==> flow/design.v <==
module sin_h(
    input signed [15:0] r_in,
    output signed [15:0] r_out
    );
     wire signed [15:0] a,b,c,d;
     assign a = r_in + (r_in >>> 2);
     assign b = (a >>> 4)+(r_in >>> 6);
     assign c = b+a; 
     assign d = (c >>> 5)+(r_in);
     assign r_out = d >>>1;     
endmodule
module cos_h(
    input signed [15:0] r,
    output signed [15:0] r_o
    );
    wire signed [15:0] a,b,c,d;
  assign a = r + (r >>> 2);
  assign b = r + (a >>> 2);
  assign c = b >>> 9;
  assign d = r + (r >>> 3);
  assign r_o = c+d;
endmodule
module sinh_23(
    input signed [15:0] rin,
    input S,
    output signed [15:0] rout
    );
     wire signed [15:0] a,b,c,d,e;
     assign a = (rin >>> 4)+ rin;
     assign b = rin + (rin >>> 9);
     assign c = b + (a >>> 7);
     assign d = c >>> 2;
     assign e = b >>> 3;
     assign rout = S? d:e;
endmodule
module cosh_23(
    input signed [15:0] ri,
    input sel,
    output signed [15:0] ro
    );
    wire signed [15:0] a,b,c,d;
    assign a = ri >>>7;
    assign b = (ri >>> 8)+ ri;
    assign c = b >>> 5;
    assign d = sel? c:b;
    assign ro = d + ri;
endmodule
module sinh_45(
    input signed [15:0] rin,
    input s,
    output signed [15:0] rout    
    );
    wire signed [15:0] a,b,c;
    assign a = rin >>> 4;
    assign b = rin >>> 5;
    assign c = s? a:b;
    assign rout = c;
endmodule
module cosh_45(
    input signed [15:0] rin,
    input s,
    output signed [15:0] rout    
    );
    wire signed [15:0] a,b,c;
    assign a = rin >>> 11;
    assign b = rin >>> 9;
    assign c = s? b:a;
    assign rout = rin + c;
endmodule
module stage_1(
    input signed [15:0] x_in,
    input signed [15:0] y_in,
    input signed [15:0] ang_in,
    input clk,
    input reset,
    output reg signed [15:0] x_out,
    output reg signed [15:0] y_out,
    output reg signed [15:0] ang_out
    );
    wire signed [15:0] p,q,u,v,abs_theta;
    assign abs_theta = ang_in[15] ? (~ang_in + 1'b1) : ang_in;
    reg signed [15:0] r,s,w,x,z,k; 
    sin_h S1(.r_in(y_in), .r_out(q));
    sin_h S2(.r_in(x_in), .r_out(u));
    cos_h C1(.r(x_in), .r_o(p));
    cos_h C2(.r(y_in), .r_o(v));
    always @(posedge clk, posedge reset)
    begin
    if(reset)
      begin
      x_out <= 16'b0000000000000000;
      y_out <= 16'b0000000000000000;
      ang_out <= 16'b0000000000000000;
      end
    else
    begin
      if (abs_theta <= 16'b0001000000000000)
         begin
         x_out <= x_in;
         y_out <= y_in;
         ang_out <= ang_in;
         end
      else 
         begin
         case(ang_in[15])
         1'b0: begin 
              x_out <= p+q; 
              y_out <= u+v; 
              ang_out <= ang_in - 16'b0010000000000000; 
              end
         1'b1: begin 
              x_out <= p-q; 
              y_out <= v-u; 
              ang_out <= ang_in + 16'b0010000000000000; 
              end
          endcase
         end
  end
end
endmodule
module stage_23(
    input signed [15:0] x_pr,
    input signed [15:0] y_pr,
    input signed [15:0] ang_pr,
    input clk,
    input reset,
    output reg signed [15:0] sx2_op,
    output reg signed [15:0] sy2_op,
    output reg signed [15:0] sa2_op
    );
  wire signed [15:0] abs_theta,o1,o2,o3,o4,w1,w2,w3,w4;
  assign abs_theta = ang_pr[15] ? (~ang_pr + 1'b1) : ang_pr;
  wire sel23;
  assign sel23 = (abs_theta > 16'b0000110000000000)?1'b1:1'b0;
  sinh_23 S1(.rin(x_pr),.S(sel23),.rout(o1));
  sinh_23 S2(.rin(y_pr),.S(sel23),.rout(o2));
  cosh_23 C1(.ri(x_pr),.sel(sel23),.ro(o3));
  cosh_23 C2(.ri(y_pr),.sel(sel23),.ro(o4)); 
always @(posedge clk, posedge reset)
begin
  if(reset)
      begin
      sx2_op <= 16'b0000000000000000;
      sy2_op<= 16'b0000000000000000;
      sa2_op <= 16'b0000000000000000;
      end
  else 
     begin
     if (abs_theta > 16'b0000110000000000 | abs_theta <= 16'b0000010000000000)
      begin
      sx2_op <= x_pr;
      sy2_op <= y_pr;
      sa2_op <= ang_pr;
      end
  else
      begin
         if(ang_pr[15])
          begin
          sx2_op <= o3 - o2;
          sy2_op <= o4 - o1;
          sa2_op <= sel23? (ang_pr + 16'b0001000000000000) : (ang_pr + 16'b0000100000000000);
          end
         else
          begin
          sx2_op <= o3 + o2;
          sy2_op <= o4 + o1;
          sa2_op <= sel23? (ang_pr - 16'b0001000000000000) : (ang_pr - 16'b0000100000000000);
          end
      end 
    end
end
endmodule  
module stage_45(
    input signed [15:0] sx2_op,
    input signed [15:0] sy2_op,
    input signed [15:0] sa2_op,
    input clk,
    input reset,
    output reg signed [15:0] x_nxt,
    output reg signed [15:0] y_nxt,
    output reg signed [15:0] ang_nxt
    );
    wire signed [15:0] o5,o6,o7,o8,w5,w6,w7,w8,abs_theta2;
    wire sel45;
    assign abs_theta2 = sa2_op[15] ? (~sa2_op + 1'b1) : sa2_op;
    assign sel45 = (abs_theta2 > 16'b0000001100000000)? 1'b1:1'b0;
sinh_45 S3(.rin(sx2_op),.s(sel45),.rout(o5));
sinh_45 S4(.rin(sy2_op),.s(sel45),.rout(o6));
cosh_45 C3(.rin(sx2_op),.s(sel45),.rout(o7));
cosh_45 C4(.rin(sy2_op),.s(sel45),.rout(o8));
always @(posedge clk, posedge reset)
begin
   if(reset)
      begin
      x_nxt <= 16'b0000000000000000;
      y_nxt <= 16'b0000000000000000;
      ang_nxt <= 16'b0000000000000000;
      end
   else
      begin
         if(abs_theta2 <= 16'b0000000100000000)
             begin
             x_nxt <= sx2_op;
             y_nxt <= sy2_op;
             ang_nxt <= sa2_op;
             end 
         else
             begin
             if(sa2_op[15])
                begin
                x_nxt <= o7 - o5;
                y_nxt <= o8 - o6;
                ang_nxt <= sel45? (sa2_op + 16'b0000010000000000) : (sa2_op + 16'b0000001000000000);
                end
             else
                begin
                x_nxt <= o7 + o5;
                y_nxt <= o8 + o6;
                ang_nxt <= sel45? (sa2_op - 16'b0000010000000000) : (sa2_op - 16'b0000001000000000);
                end
             end
      end
end
endmodule
module last_stage(
    input signed [15:0] x3,
    input signed [15:0] y3,
    input signed [15:0] ang3,
    input clk,
    input reset,
    output reg signed [15:0] xf,
    output reg signed [15:0] yf
    );
    wire signed [15:0] abs_theta,w1,w2,w3,w4,w5,w6;
    assign abs_theta = ang3[15] ? (~ang3 + 1'b1) : ang3;
    wire [3:0] k;
    assign k = abs_theta[15:12] + abs_theta[11];
    assign w1 = y3 >>> 9;
    assign w2 = x3 >>> 9;
    assign w3 = k*w1;
    assign w4 = k*w2;
    always @(posedge clk, posedge reset)
    begin
       if (reset)
         begin
         xf <= 16'b0000000000000000;
         yf <= 16'b0000000000000000;
         end
       else 
          begin
               if (ang3[15])
                 begin
                 xf <= x3 + w3;
                 yf <= y3 + w4;
                 end
               else 
                 begin
                 xf <= x3 - w3;
                 yf <= y3 - w4;
                 end
          end
    end
endmodule
`timescale 1ns / 100ps
module cordic_2taylor (
input clk,
input reset,
input signed [15:0] ang,
input signed [15:0] xin,
input signed [15:0] yin,
output signed [15:0] Xout,
output signed [15:0] Yout);
wire signed [15:0] x1, y1, theta1;           
wire signed [15:0] x2, y2, theta2;           
wire signed [15:0] x3, y3, theta3;           
    stage_1 S1(xin,yin,ang,clk,reset,x1,y1,theta1);
    stage_23 S2(x1,y1,theta1,clk,reset,x2,y2,theta2);
    stage_45 S3(x2,y2,theta2,clk,reset,x3,y3,theta3);
    last_stage S4(x3,y3,theta3,clk,reset,Xout,Yout);
endmodule
Memo
Re: synthesis data of cordic_2taylor

Tool chain data of cordic_2taylor
Tool output for the design above before and after an edit, in the order of the flow.
"orig" refers to lines of the RTL above, "edited" to lines of the edited file.
"change": "edited" minus "orig" as printed here. "change_rel_pct": 100 x difference / "orig".
Cell names lack the library's common part.
{"block": "design", "top_module": "cordic_2taylor", "clk_port": "clk", "library": "sky130hd", "lib_corner": "tt_025C_1v80"}

Edit of the RTL
Unified diff, file above to edited file.
A script made this edit. It changes what the design does and was not meant as an optimisation.
begin of diff
@@ -41,5 +41,5 @@
     wire signed [15:0] a,b,c,d;
     assign a = ri >>>7;
-    assign b = (ri >>> 8)+ ri;
+    assign b = (ri >>> 8)* ri;
     assign c = b >>> 5;
     assign d = sel? c:b;
end of diff

Word level
Yosys after proc, flatten, opt, wreduce and memory -nomap, before mapping. Enables and synchronous resets that opt folds into registers are not counted as muxes. Memory bits, and registers merged into a memory's read port (data or address), are not among the register bits. Print and check cells are not counted. Equal cells are merged and count once.
{"block": "bits", "element": "ff_bits", "orig": 176, "edited": 176, "change": 0, "change_rel_pct": 0.00}
{"block": "bits", "element": "input_bits", "orig": 50, "edited": 50, "change": 0, "change_rel_pct": 0.00}
{"block": "bits", "element": "output_inout_bits", "orig": 32, "edited": 32, "change": 0, "change_rel_pct": 0.00}
{"block": "bits", "element": "word_cells", "orig": 119, "edited": 119, "change": 0, "change_rel_pct": 0.00}
{"block": "op_classes", "element": "add_sub_neg", "orig": 57, "edited": 55, "change": -2, "change_rel_pct": -3.51}
{"block": "op_classes", "element": "n_mul", "orig": 2, "edited": 4, "change": 2, "change_rel_pct": 100.00}
{"block": "op_classes", "element": "n_cmp", "orig": 5, "edited": 5, "change": 0, "change_rel_pct": 0.00}
{"block": "op_classes", "element": "muxes", "orig": 38, "edited": 38, "change": 0, "change_rel_pct": 0.00}
{"block": "op_classes", "element": "bitwise", "orig": 6, "edited": 6, "change": 0, "change_rel_pct": 0.00}
{"block": "ops", "cell": "adder 8 x 16 -> 16 bit", "orig": 2, "edited": 0, "change": -2, "change_rel_pct": -100.00}
{"block": "ops", "cell": "multiplier 8 x 16 -> 16 bit", "orig": 0, "edited": 2, "change": 2}
{"block": "ops", "cell": "two-way mux 16 bit", "orig": 27, "edited": 27, "change": 0, "change_rel_pct": 0.00}
{"block": "ops", "cell": "adder 16 bit", "orig": 6, "edited": 6, "change": 0, "change_rel_pct": 0.00}
{"block": "ops", "cell": "adder 16 x 1 -> 16 bit with constant B", "orig": 4, "edited": 4, "change": 0, "change_rel_pct": 0.00}
{"block": "ops", "cell": "adder 16 x 14 -> 16 bit", "orig": 4, "edited": 4, "change": 0, "change_rel_pct": 0.00}
{"block": "ops", "cell": "adder 16 x 7 -> 16 bit", "orig": 4, "edited": 4, "change": 0, "change_rel_pct": 0.00}
{"block": "ops", "cell": "NOT 16 bit", "orig": 4, "edited": 4, "change": 0, "change_rel_pct": 0.00}
{"block": "ops", "cell": "subtractor 16 bit", "orig": 4, "edited": 4, "change": 0, "change_rel_pct": 0.00}
{"block": "ops", "cell": "case mux 16 bit (select 2 bit)", "orig": 3, "edited": 3, "change": 0, "change_rel_pct": 0.00}
{"block": "ops", "cell": "adder 11 x 16 -> 16 bit", "orig": 2, "edited": 2, "change": 0, "change_rel_pct": 0.00}
{"block": "ops", "cell": "adder 12 x 10 -> 13 bit", "orig": 2, "edited": 2, "change": 0, "change_rel_pct": 0.00}
{"block": "ops", "cell": "adder 12 x 16 -> 16 bit", "orig": 2, "edited": 2, "change": 0, "change_rel_pct": 0.00}
{"block": "ops", "cell": "adder 13 x 16 -> 16 bit", "orig": 2, "edited": 2, "change": 0, "change_rel_pct": 0.00}
{"block": "ops", "cell": "adder 16 x 12 -> 16 bit", "orig": 2, "edited": 2, "change": 0, "change_rel_pct": 0.00}
{"block": "ops", "cell": "adder 16 x 13 -> 16 bit", "orig": 2, "edited": 2, "change": 0, "change_rel_pct": 0.00}
{"block": "ops", "cell": "adder 16 x 9 -> 16 bit", "orig": 2, "edited": 2, "change": 0, "change_rel_pct": 0.00}
{"block": "ops", "cell": "adder 7 x 16 -> 16 bit", "orig": 2, "edited": 2, "change": 0, "change_rel_pct": 0.00}
{"block": "ops", "cell": "multiplier 4 x 16 -> 16 bit", "orig": 2, "edited": 2, "change": 0, "change_rel_pct": 0.00}
{"block": "ops", "cell": "two-way mux 1 bit", "orig": 2, "edited": 2, "change": 0, "change_rel_pct": 0.00}
{"block": "ops", "cell": "two-way mux 11 bit", "orig": 2, "edited": 2, "change": 0, "change_rel_pct": 0.00}
{"block": "ops", "cell": "two-way mux 15 bit", "orig": 2, "edited": 2, "change": 0, "change_rel_pct": 0.00}
{"block": "ops", "cell": "two-way mux 6 bit", "orig": 2, "edited": 2, "change": 0, "change_rel_pct": 0.00}
{"block": "ops", "cell": "subtractor 16 x 12 -> 16 bit", "orig": 2, "edited": 2, "change": 0, "change_rel_pct": 0.00}
{"block": "ops", "cell": "subtractor 16 x 15 -> 16 bit", "orig": 2, "edited": 2, "change": 0, "change_rel_pct": 0.00}
{"block": "ops", "cell": "adder 15 x 16 -> 16 bit", "orig": 1, "edited": 1, "change": 0, "change_rel_pct": 0.00}
{"block": "ops", "cell": "adder 16 x 10 -> 16 bit with constant B", "orig": 1, "edited": 1, "change": 0, "change_rel_pct": 0.00}
{"block": "ops", "cell": "adder 16 x 11 -> 16 bit with constant B", "orig": 1, "edited": 1, "change": 0, "change_rel_pct": 0.00}
The list need not be complete.

Longest topological paths
Yosys ltp: most cells in a row. Word level: on the elaborated netlist, between registers, memories and ports. Mapped: between sequential cells and ports; inverters and the memories' decode and read muxes count.
{"block": "logic_depth", "element": "depth_word", "orig": 10, "edited": 10, "change": 0, "change_rel_pct": 0.00}
{"block": "logic_depth", "element": "abc_area", "orig": "0", "edited": "0"}
{"block": "logic_depth", "element": "depth_mapped", "orig": 43, "edited": 45, "change": 2, "change_rel_pct": 4.65}
{"block": "logic_depth", "element": "depth_no_buf", "orig": 43, "edited": 44, "change": 1, "change_rel_pct": 2.33}

Mapped cells and area
Yosys stat after the flow's synthesis: flattened, memories mapped to cells. It holds for the ABC_AREA given above (unset counts as 0); a run with the other value may have another netlist.
{"block": "synth_totals", "element": "mapped_cells", "orig": 4147, "edited": 4570, "change": 423, "change_rel_pct": 10.20}
{"block": "synth_totals", "element": "yosys_area_um2", "orig": 32304.7, "edited": 36094.6, "change": 3789.9, "change_rel_pct": 11.73}
{"block": "synth_totals", "element": "seq_area_um2", "orig": 4404.2, "edited": 4404.2, "change": 0.0, "change_rel_pct": 0.00}
{"block": "synth_totals", "element": "flip_flops", "orig": 176, "edited": 176, "change": 0, "change_rel_pct": 0.00}
{"block": "synth_totals", "element": "buffers", "orig": 107, "edited": 109, "change": 2, "change_rel_pct": 1.87}
{"block": "by_type", "type": "inv_1", "orig": 377, "edited": 547, "change": 170, "change_rel_pct": 45.09}
{"block": "by_type", "type": "fa_1", "orig": 113, "edited": 227, "change": 114, "change_rel_pct": 100.88}
{"block": "by_type", "type": "nand2_1", "orig": 393, "edited": 470, "change": 77, "change_rel_pct": 19.59}
{"block": "by_type", "type": "ha_1", "orig": 471, "edited": 533, "change": 62, "change_rel_pct": 13.16}
{"block": "by_type", "type": "and2_1", "orig": 40, "edited": 98, "change": 58, "change_rel_pct": 145.00}
{"block": "by_type", "type": "xnor2_1", "orig": 258, "edited": 291, "change": 33, "change_rel_pct": 12.79}
{"block": "by_type", "type": "or3_1", "orig": 65, "edited": 32, "change": -33, "change_rel_pct": -50.77}
{"block": "by_type", "type": "a21oi_1", "orig": 264, "edited": 294, "change": 30, "change_rel_pct": 11.36}
{"block": "by_type", "type": "a31oi_1", "orig": 42, "edited": 62, "change": 20, "change_rel_pct": 47.62}
{"block": "by_type", "type": "o211ai_1", "orig": 38, "edited": 24, "change": -14, "change_rel_pct": -36.84}
{"block": "by_type", "type": "o21ai_0", "orig": 294, "edited": 281, "change": -13, "change_rel_pct": -4.42}
{"block": "by_type", "type": "clkbuf_1", "orig": 70, "edited": 83, "change": 13, "change_rel_pct": 18.57}
{"block": "by_type", "type": "buf_2", "orig": 16, "edited": 5, "change": -11, "change_rel_pct": -68.75}
{"block": "by_type", "type": "nor4_1", "orig": 26, "edited": 16, "change": -10, "change_rel_pct": -38.46}
{"block": "by_type", "type": "a2111oi_0", "orig": 19, "edited": 9, "change": -10, "change_rel_pct": -52.63}
{"block": "by_type", "type": "or4_1", "orig": 16, "edited": 6, "change": -10, "change_rel_pct": -62.50}
{"block": "by_type", "type": "nor4b_1", "orig": 4, "edited": 14, "change": 10, "change_rel_pct": 250.00}
{"block": "by_type", "type": "nand4_1", "orig": 18, "edited": 27, "change": 9, "change_rel_pct": 50.00}
The list need not be complete.
The figures by module come from a second, unflattened synthesis with its own total; it is not the netlist above.
{"block": "hier_totals", "element": "hier_cells", "orig": 4155, "edited": 4663, "change": 508, "change_rel_pct": 12.23}
{"block": "hier_totals", "element": "hier_area_um2", "orig": 34546.9, "edited": 38892.3, "change": 4345.4, "change_rel_pct": 12.58}
Rows give one instance, submodules left out.
{"block": "by_module_orig", "mod": "last_stage", "instances": 1, "cells": 572, "area_um2": 4976.0, "seq_area_um2": 800.8}
{"block": "by_module_orig", "mod": "stage_45", "instances": 1, "cells": 501, "area_um2": 4191.5, "seq_area_um2": 1201.2}
{"block": "by_module_orig", "mod": "stage_23", "instances": 1, "cells": 468, "area_um2": 4167.7, "seq_area_um2": 1201.2}
{"block": "by_module_orig", "mod": "stage_1", "instances": 1, "cells": 448, "area_um2": 4132.7, "seq_area_um2": 1201.2}
{"block": "by_module_orig", "mod": "sin_h", "instances": 2, "cells": 251, "area_um2": 2029.4, "seq_area_um2": 0.0}
{"block": "by_module_orig", "mod": "cos_h", "instances": 2, "cells": 238, "area_um2": 1971.9, "seq_area_um2": 0.0}
{"block": "by_module_orig", "mod": "sinh_23", "instances": 2, "cells": 239, "area_um2": 1838.0, "seq_area_um2": 0.0}
{"block": "by_module_orig", "mod": "cosh_23", "instances": 2, "cells": 204, "area_um2": 1537.7, "seq_area_um2": 0.0}
{"block": "by_module_orig", "mod": "cosh_45", "instances": 2, "cells": 134, "area_um2": 952.2, "seq_area_um2": 0.0}
{"block": "by_module_orig", "mod": "sinh_45", "instances": 2, "cells": 17, "area_um2": 210.2, "seq_area_um2": 0.0}
{"block": "by_module_orig", "mod": "cordic_2taylor", "instances": 1, "cells": 0, "area_um2": 0.0, "seq_area_um2": 0.0}
{"block": "by_module_edited", "mod": "cosh_23", "instances": 2, "cells": 447, "area_um2": 3648.5, "seq_area_um2": 0.0}
{"block": "by_module_edited", "mod": "last_stage", "instances": 1, "cells": 568, "area_um2": 4992.3, "seq_area_um2": 800.8}
{"block": "by_module_edited", "mod": "stage_45", "instances": 1, "cells": 501, "area_um2": 4191.5, "seq_area_um2": 1201.2}
{"block": "by_module_edited", "mod": "stage_23", "instances": 1, "cells": 468, "area_um2": 4167.7, "seq_area_um2": 1201.2}
{"block": "by_module_edited", "mod": "stage_1", "instances": 1, "cells": 448, "area_um2": 4132.7, "seq_area_um2": 1201.2}
{"block": "by_module_edited", "mod": "sin_h", "instances": 2, "cells": 251, "area_um2": 2029.4, "seq_area_um2": 0.0}
{"block": "by_module_edited", "mod": "cos_h", "instances": 2, "cells": 251, "area_um2": 2025.7, "seq_area_um2": 0.0}
{"block": "by_module_edited", "mod": "sinh_23", "instances": 2, "cells": 239, "area_um2": 1838.0, "seq_area_um2": 0.0}
{"block": "by_module_edited", "mod": "cosh_45", "instances": 2, "cells": 134, "area_um2": 952.2, "seq_area_um2": 0.0}
{"block": "by_module_edited", "mod": "sinh_45", "instances": 2, "cells": 17, "area_um2": 210.2, "seq_area_um2": 0.0}
{"block": "by_module_edited", "mod": "cordic_2taylor", "instances": 1, "cells": 0, "area_um2": 0.0, "seq_area_um2": 0.0}

Worst setup path after synthesis
OpenSTA on the mapped netlist: ideal clock, no wires. The path of least setup slack (recovery checks aside). Input and output delay are each 20% of the period. Register names are those of the netlist, which keeps one name where synthesis merged equal registers.
{"block": "synth_timing", "element": "path_type", "orig": "input to register", "edited": "input to register"}
{"block": "synth_timing", "element": "start", "orig": "in xin[0]", "edited": "in yin[0]"}
{"block": "synth_timing", "element": "end", "orig": "reg S1.x_out[15]", "edited": "reg S1.x_out[15]"}
{"block": "synth_timing", "element": "period_ns", "orig": 10.0, "edited": 10.0, "change": 0.0, "change_rel_pct": 0.00}
{"block": "synth_timing", "element": "in_delay_ns", "orig": 2.000, "edited": 2.000, "change": 0.000, "change_rel_pct": 0.00}
{"block": "synth_timing", "element": "setup_ns", "orig": 0.125, "edited": 0.136, "change": 0.011}
{"block": "synth_timing", "element": "launch_ns", "orig": 2.000, "edited": 2.000, "change": 0.000, "change_rel_pct": 0.00}
{"block": "synth_timing", "element": "arrival_time_ns", "orig": 10.018, "edited": 9.893, "change": -0.125, "change_rel_pct": -1.25}
{"block": "synth_timing", "element": "required_time_ns", "orig": 9.875, "edited": 9.864, "change": -0.011, "change_rel_pct": -0.11}
{"block": "synth_timing", "element": "path_slack_ns", "orig": -0.143, "edited": -0.029, "change": 0.114}
{"block": "synth_timing", "element": "delay_ns", "orig": 8.143, "edited": 8.029, "change": -0.114, "change_rel_pct": -1.40}
{"block": "synth_timing", "element": "path_stages", "orig": 38, "edited": 43, "change": 5, "change_rel_pct": 13.16}
{"block": "synth_timing", "element": "synth_period_reached_ns", "orig": 10.143, "edited": 10.029, "change": -0.114, "change_rel_pct": -1.12}
"delay_ns" is the arrival time less input delay plus setup time.
"path_stages" counts driving pins, that of a launching flip-flop among them; a cell with two outputs on the path counts twice.
"synth_period_reached_ns" = period - worst setup slack (recovery checks aside). The figure is calculated, with input and output delays left at 20% of the set period.
Between the ends stands the longest chain of elaborated cells between them, by number of cells; it is not shown to be the way that was timed. Of several equally long chains one is given.
Each line given opens the expression or statement behind the cell; cells for indexed reads and writes are added by Yosys, which also makes memories of some case tables.
A register here has more assigning lines than the two given.
{"block": "synth_via_orig", "path_cell_list": "ha_1 > inv_1 > fa_1 > nor2b_1 > o21ai_0 > a21boi_0 > o21ai_0 > a21oi_1 > o21ai_0 > a21oi_1 > nand2b_1 > inv_1 > ha_1 > o211a_1 > a2111oi_0 > a2111oi_0 > a211o_1 > o211a_1 > [2 not listed] > xor2_1 > fa_1 > inv_1 > ha_1 > inv_1 > o21bai_1 > a21oi_1 > o21bai_1 > a21oi_1 > o21ai_0 > or4b_2 > nand3_1 > ha_1 > a21oi_1 > o21ai_0 > xnor3_1 > xnor2_1 > mux2_2", "elab_chain_len": 6, "cone_cells": 8, "classes_between": "add/sub (6); mux (2)"}
{"block": "synth_lines_orig", "element": "from (decl)", "line_no": 269, "text": "input signed [15:0] xin,"}
{"block": "synth_lines_orig", "element": "adder 16 x 14 -> 16 bit", "line_no": 17, "text": "assign a = r + (r >>> 2);"}
{"block": "synth_lines_orig", "element": "adder 16 x 14 -> 16 bit", "line_no": 18, "text": "assign b = r + (a >>> 2);"}
{"block": "synth_lines_orig", "element": "adder 7 x 16 -> 16 bit", "line_no": 21, "text": "assign r_o = c+d;"}
{"block": "synth_lines_orig", "element": "subtractor 16 x 15 -> 16 bit", "line_no": 112, "text": "x_out <= p-q;"}
{"block": "synth_lines_orig", "element": "case mux 16 bit (select 2 bit)", "line_no": 105, "text": "case(ang_in[15])"}
{"block": "synth_lines_orig", "element": "two-way mux 16 bit", "line_no": 97, "text": "if (abs_theta <= 16'b0001000000000000)"}
{"block": "synth_lines_orig", "element": "to (assign)", "line_no": 99, "text": "x_out <= x_in;"}
{"block": "synth_lines_orig", "element": "to (assign)", "line_no": 107, "text": "x_out <= p+q;"}
{"block": "synth_lines_orig", "element": "to (decl)", "line_no": 76, "text": "output reg signed [15:0] x_out,"}
{"block": "synth_via_edited", "path_cell_list": "ha_1 > inv_1 > fa_1 > nor2b_1 > o21ai_0 > a21boi_0 > o21ai_0 > nand2b_1 > a21o_1 > a21o_1 > a21oi_1 > o21bai_1 > a31oi_1 > xnor2_1 > inv_1 > fa_1 > inv_1 > ha_1 > [7 not listed] > ha_1 > nand2_1 > nor2_1 > o21ai_0 > and2_1 > a211oi_1 > and2_1 > nor2_1 > xnor2_1 > ha_1 > nor3_1 > o211ai_1 > a31o_2 > a21oi_1 > o21ai_0 > xnor3_1 > xnor2_1 > o21ai_0", "elab_chain_len": 7, "cone_cells": 8, "classes_between": "add/sub (6); mux (2)"}
{"block": "synth_lines_edited", "element": "from (decl)", "line_no": 270, "text": "input signed [15:0] yin,"}
{"block": "synth_lines_edited", "element": "adder 16 x 14 -> 16 bit", "line_no": 6, "text": "assign a = r_in + (r_in >>> 2);"}
{"block": "synth_lines_edited", "element": "adder 12 x 10 -> 13 bit", "line_no": 7, "text": "assign b = (a >>> 4)+(r_in >>> 6);"}
{"block": "synth_lines_edited", "element": "adder 13 x 16 -> 16 bit", "line_no": 8, "text": "assign c = b+a;"}
{"block": "synth_lines_edited", "element": "adder 11 x 16 -> 16 bit", "line_no": 9, "text": "assign d = (c >>> 5)+(r_in);"}
{"block": "synth_lines_edited", "element": "subtractor 16 x 15 -> 16 bit", "line_no": 112, "text": "x_out <= p-q;"}
{"block": "synth_lines_edited", "element": "case mux 16 bit (select 2 bit)", "line_no": 105, "text": "case(ang_in[15])"}
{"block": "synth_lines_edited", "element": "two-way mux 16 bit", "line_no": 97, "text": "if (abs_theta <= 16'b0001000000000000)"}
{"block": "synth_lines_edited", "element": "to (assign)", "line_no": 99, "text": "x_out <= x_in;"}
{"block": "synth_lines_edited", "element": "to (assign)", "line_no": 107, "text": "x_out <= p+q;"}
{"block": "synth_lines_edited", "element": "to (decl)", "line_no": 76, "text": "output reg signed [15:0] x_out,"}

Timing after layout
From the final timing report of the runs of pair A: the path of least setup slack in the routed layout; clock arrival at registers is part of the times.
{"block": "layout_timing", "element": "path_type", "orig": "input to register", "edited": "input to register"}
{"block": "layout_timing", "element": "start", "orig": "in xin[5]", "edited": "in yin[3]"}
{"block": "layout_timing", "element": "end", "orig": "reg S1.y_out[15]", "edited": "reg S1.x_out[15]"}
{"block": "layout_timing", "element": "period_ns", "orig": 9.78, "edited": 9.78, "change": 0.00, "change_rel_pct": 0.00}
{"block": "layout_timing", "element": "in_delay_ns", "orig": 1.96, "edited": 1.96, "change": 0.00, "change_rel_pct": 0.00}
{"block": "layout_timing", "element": "setup_ns", "orig": 0.11, "edited": 0.14, "change": 0.03}
{"block": "layout_timing", "element": "launch_ns", "orig": 1.96, "edited": 1.96, "change": 0.00, "change_rel_pct": 0.00}
{"block": "layout_timing", "element": "arrival_time_ns", "orig": 9.80, "edited": 9.72, "change": -0.08, "change_rel_pct": -0.82}
{"block": "layout_timing", "element": "required_time_ns", "orig": 10.17, "edited": 10.14, "change": -0.03, "change_rel_pct": -0.29}
{"block": "layout_timing", "element": "path_slack_ns", "orig": 0.36, "edited": 0.42, "change": 0.06}
{"block": "layout_timing", "element": "path_stages", "orig": 36, "edited": 43, "change": 7, "change_rel_pct": 19.44}
Between the ends stands the longest chain of elaborated cells between them, by number of cells; it is not shown to be the way that was timed. Of several equally long chains one is given.
A register here has more assigning lines than the two given.
{"block": "layout_via_orig", "path_cell_list": "clkdlybuf4s50_1 > ha_1 > buf_4 > inv_1 > o311a_4 > o31ai_2 > buf_4 > o21ba_2 > nor2_4 > o21a_1 > xor2_2 > fa_1 > inv_1 > ha_1 > or4_4 > o22ai_4 > o21ba_4 > o2111ai_2 > xor2_1 > xnor2_1 > ha_1 > nand2_2 > nor2_4 > a211oi_2 > o31a_1 > xnor2_2 > nor4_1 > a31oi_1 > xnor2_1 > ha_1 > nand2_1 > o41a_1 > o21ai_2 > xor3_1 > xnor3_1 > mux2_2", "elab_chain_len": 7, "cone_cells": 8, "classes_between": "add/sub (6); mux (2)"}
{"block": "layout_lines_orig", "element": "from (decl)", "line_no": 269, "text": "input signed [15:0] xin,"}
{"block": "layout_lines_orig", "element": "adder 16 x 14 -> 16 bit", "line_no": 6, "text": "assign a = r_in + (r_in >>> 2);"}
{"block": "layout_lines_orig", "element": "adder 12 x 10 -> 13 bit", "line_no": 7, "text": "assign b = (a >>> 4)+(r_in >>> 6);"}
{"block": "layout_lines_orig", "element": "adder 13 x 16 -> 16 bit", "line_no": 8, "text": "assign c = b+a;"}
{"block": "layout_lines_orig", "element": "adder 11 x 16 -> 16 bit", "line_no": 9, "text": "assign d = (c >>> 5)+(r_in);"}
{"block": "layout_lines_orig", "element": "subtractor 16 x 15 -> 16 bit", "line_no": 113, "text": "y_out <= v-u;"}
{"block": "layout_lines_orig", "element": "case mux 16 bit (select 2 bit)", "line_no": 105, "text": "case(ang_in[15])"}
{"block": "layout_lines_orig", "element": "two-way mux 16 bit", "line_no": 97, "text": "if (abs_theta <= 16'b0001000000000000)"}
{"block": "layout_lines_orig", "element": "to (assign)", "line_no": 100, "text": "y_out <= y_in;"}
{"block": "layout_lines_orig", "element": "to (assign)", "line_no": 108, "text": "y_out <= u+v;"}
{"block": "layout_lines_orig", "element": "to (decl)", "line_no": 77, "text": "output reg signed [15:0] y_out,"}
{"block": "layout_via_edited", "path_cell_list": "clkdlybuf4s50_1 > buf_6 > ha_1 > a21oi_2 > a2bb2oi_2 > a21oi_1 > o41ai_2 > o21a_1 > nor2_1 > o21a_1 > nor2_1 > xnor2_1 > inv_1 > fa_1 > inv_1 > ha_1 > or3_1 > and4_1 > [7 not listed] > nand3_2 > o31ai_4 > buf_4 > xnor2_2 > a211oi_2 > and2_4 > nor2_1 > xnor2_1 > ha_2 > buf_4 > nor2_2 > nor2_1 > a31o_2 > a21oi_2 > o21ai_2 > xnor3_1 > xnor2_1 > o21ai_1", "elab_chain_len": 7, "cone_cells": 8, "classes_between": "add/sub (6); mux (2)"}
{"block": "layout_lines_edited", "element": "from (decl)", "line_no": 270, "text": "input signed [15:0] yin,"}
{"block": "layout_lines_edited", "element": "adder 16 x 14 -> 16 bit", "line_no": 6, "text": "assign a = r_in + (r_in >>> 2);"}
{"block": "layout_lines_edited", "element": "adder 12 x 10 -> 13 bit", "line_no": 7, "text": "assign b = (a >>> 4)+(r_in >>> 6);"}
{"block": "layout_lines_edited", "element": "adder 13 x 16 -> 16 bit", "line_no": 8, "text": "assign c = b+a;"}
{"block": "layout_lines_edited", "element": "adder 11 x 16 -> 16 bit", "line_no": 9, "text": "assign d = (c >>> 5)+(r_in);"}
{"block": "layout_lines_edited", "element": "subtractor 16 x 15 -> 16 bit", "line_no": 112, "text": "x_out <= p-q;"}
{"block": "layout_lines_edited", "element": "case mux 16 bit (select 2 bit)", "line_no": 105, "text": "case(ang_in[15])"}
{"block": "layout_lines_edited", "element": "two-way mux 16 bit", "line_no": 97, "text": "if (abs_theta <= 16'b0001000000000000)"}
{"block": "layout_lines_edited", "element": "to (assign)", "line_no": 99, "text": "x_out <= x_in;"}
{"block": "layout_lines_edited", "element": "to (assign)", "line_no": 107, "text": "x_out <= p+q;"}
{"block": "layout_lines_edited", "element": "to (decl)", "line_no": 76, "text": "output reg signed [15:0] x_out,"}

Measured runs
Both versions went through the flow (Yosys, OpenROAD) with the same settings in each pair. Constraints: input delay and output delay 20% of the set period each, output load 0.01 pF.
{"block": "settings_pair_A", "period_ns": 9.78, "CAP_MARGIN": 20, "CORE_MARGIN": 2, "CORE_UTILIZATION": 40, "SLEW_MARGIN": 20}
{"block": "results_pair_A", "element": "yosys_chip_area_um2", "orig": 32304.7, "edited": 36094.6, "change": 3789.9, "change_rel_pct": 11.73}
{"block": "results_pair_A", "element": "design.die.area_um2", "orig": 83050.6, "edited": 92656.3, "change": 9605.7, "change_rel_pct": 11.57}
{"block": "results_pair_A", "element": "final_cell_area_um2", "orig": 38806.0, "edited": 41981.5, "change": 3175.5, "change_rel_pct": 8.18}
{"block": "results_pair_A", "element": "post_route_util_pct", "orig": 48.3, "edited": 46.8, "change": -1.5}
{"block": "results_pair_A", "element": "setup_worst_slack_ns", "orig": 0.364, "edited": 0.418, "change": 0.054}
{"block": "results_pair_A", "element": "final_setup_tns_ns", "orig": 0.000, "edited": 0.000, "change": 0.000}
{"block": "results_pair_A", "element": "hold_worst_slack_ns", "orig": 0.423, "edited": 0.443, "change": 0.020}
{"block": "results_pair_A", "element": "period_reached_ns", "orig": 9.416, "edited": 9.362, "change": -0.054, "change_rel_pct": -0.57}
{"block": "settings_pair_B", "CELL_PAD_IN_SITES_DETAIL_PLACEMENT": 2, "CELL_PAD_IN_SITES_GLOBAL_PLACEMENT": 2, "CORE_MARGIN": 4, "CORE_UTILIZATION": 15, "CTS_CLUSTER_DIAMETER": 118, "GPL_TIMING_DRIVEN": 0, "MAX_ROUTING_LAYER": "met5", "MIN_ROUTING_LAYER": "met2", "PLACE_DENSITY": 0.76, "period_ns": 7.72, "CAP_MARGIN": 20, "SLEW_MARGIN": 20}
{"block": "results_pair_B", "element": "yosys_chip_area_um2", "orig": 32304.7, "edited": 36094.6, "change": 3789.9, "change_rel_pct": 11.73}
{"block": "results_pair_B", "element": "design.die.area_um2", "orig": 222855.0, "edited": 248542.0, "change": 25687.0, "change_rel_pct": 11.53}
{"block": "results_pair_B", "element": "final_cell_area_um2", "orig": 41626.2, "edited": 47872.2, "change": 6246.0, "change_rel_pct": 15.00}
{"block": "results_pair_B", "element": "post_route_util_pct", "orig": 19.4, "edited": 20.1, "change": 0.7}
{"block": "results_pair_B", "element": "setup_worst_slack_ns", "orig": -1.969, "edited": -1.996, "change": -0.027}
{"block": "results_pair_B", "element": "final_setup_tns_ns", "orig": -27.227, "edited": -23.631, "change": 3.596}
{"block": "results_pair_B", "element": "hold_worst_slack_ns", "orig": 0.472, "edited": 0.468, "change": -0.004}
{"block": "results_pair_B", "element": "period_reached_ns", "orig": 9.689, "edited": 9.716, "change": 0.027, "change_rel_pct": 0.28}
"period_reached_ns": clock period set for the run, less the worst setup slack. It is reckoned from that one timing run; input and output delays stay at 20% of the period that was set.
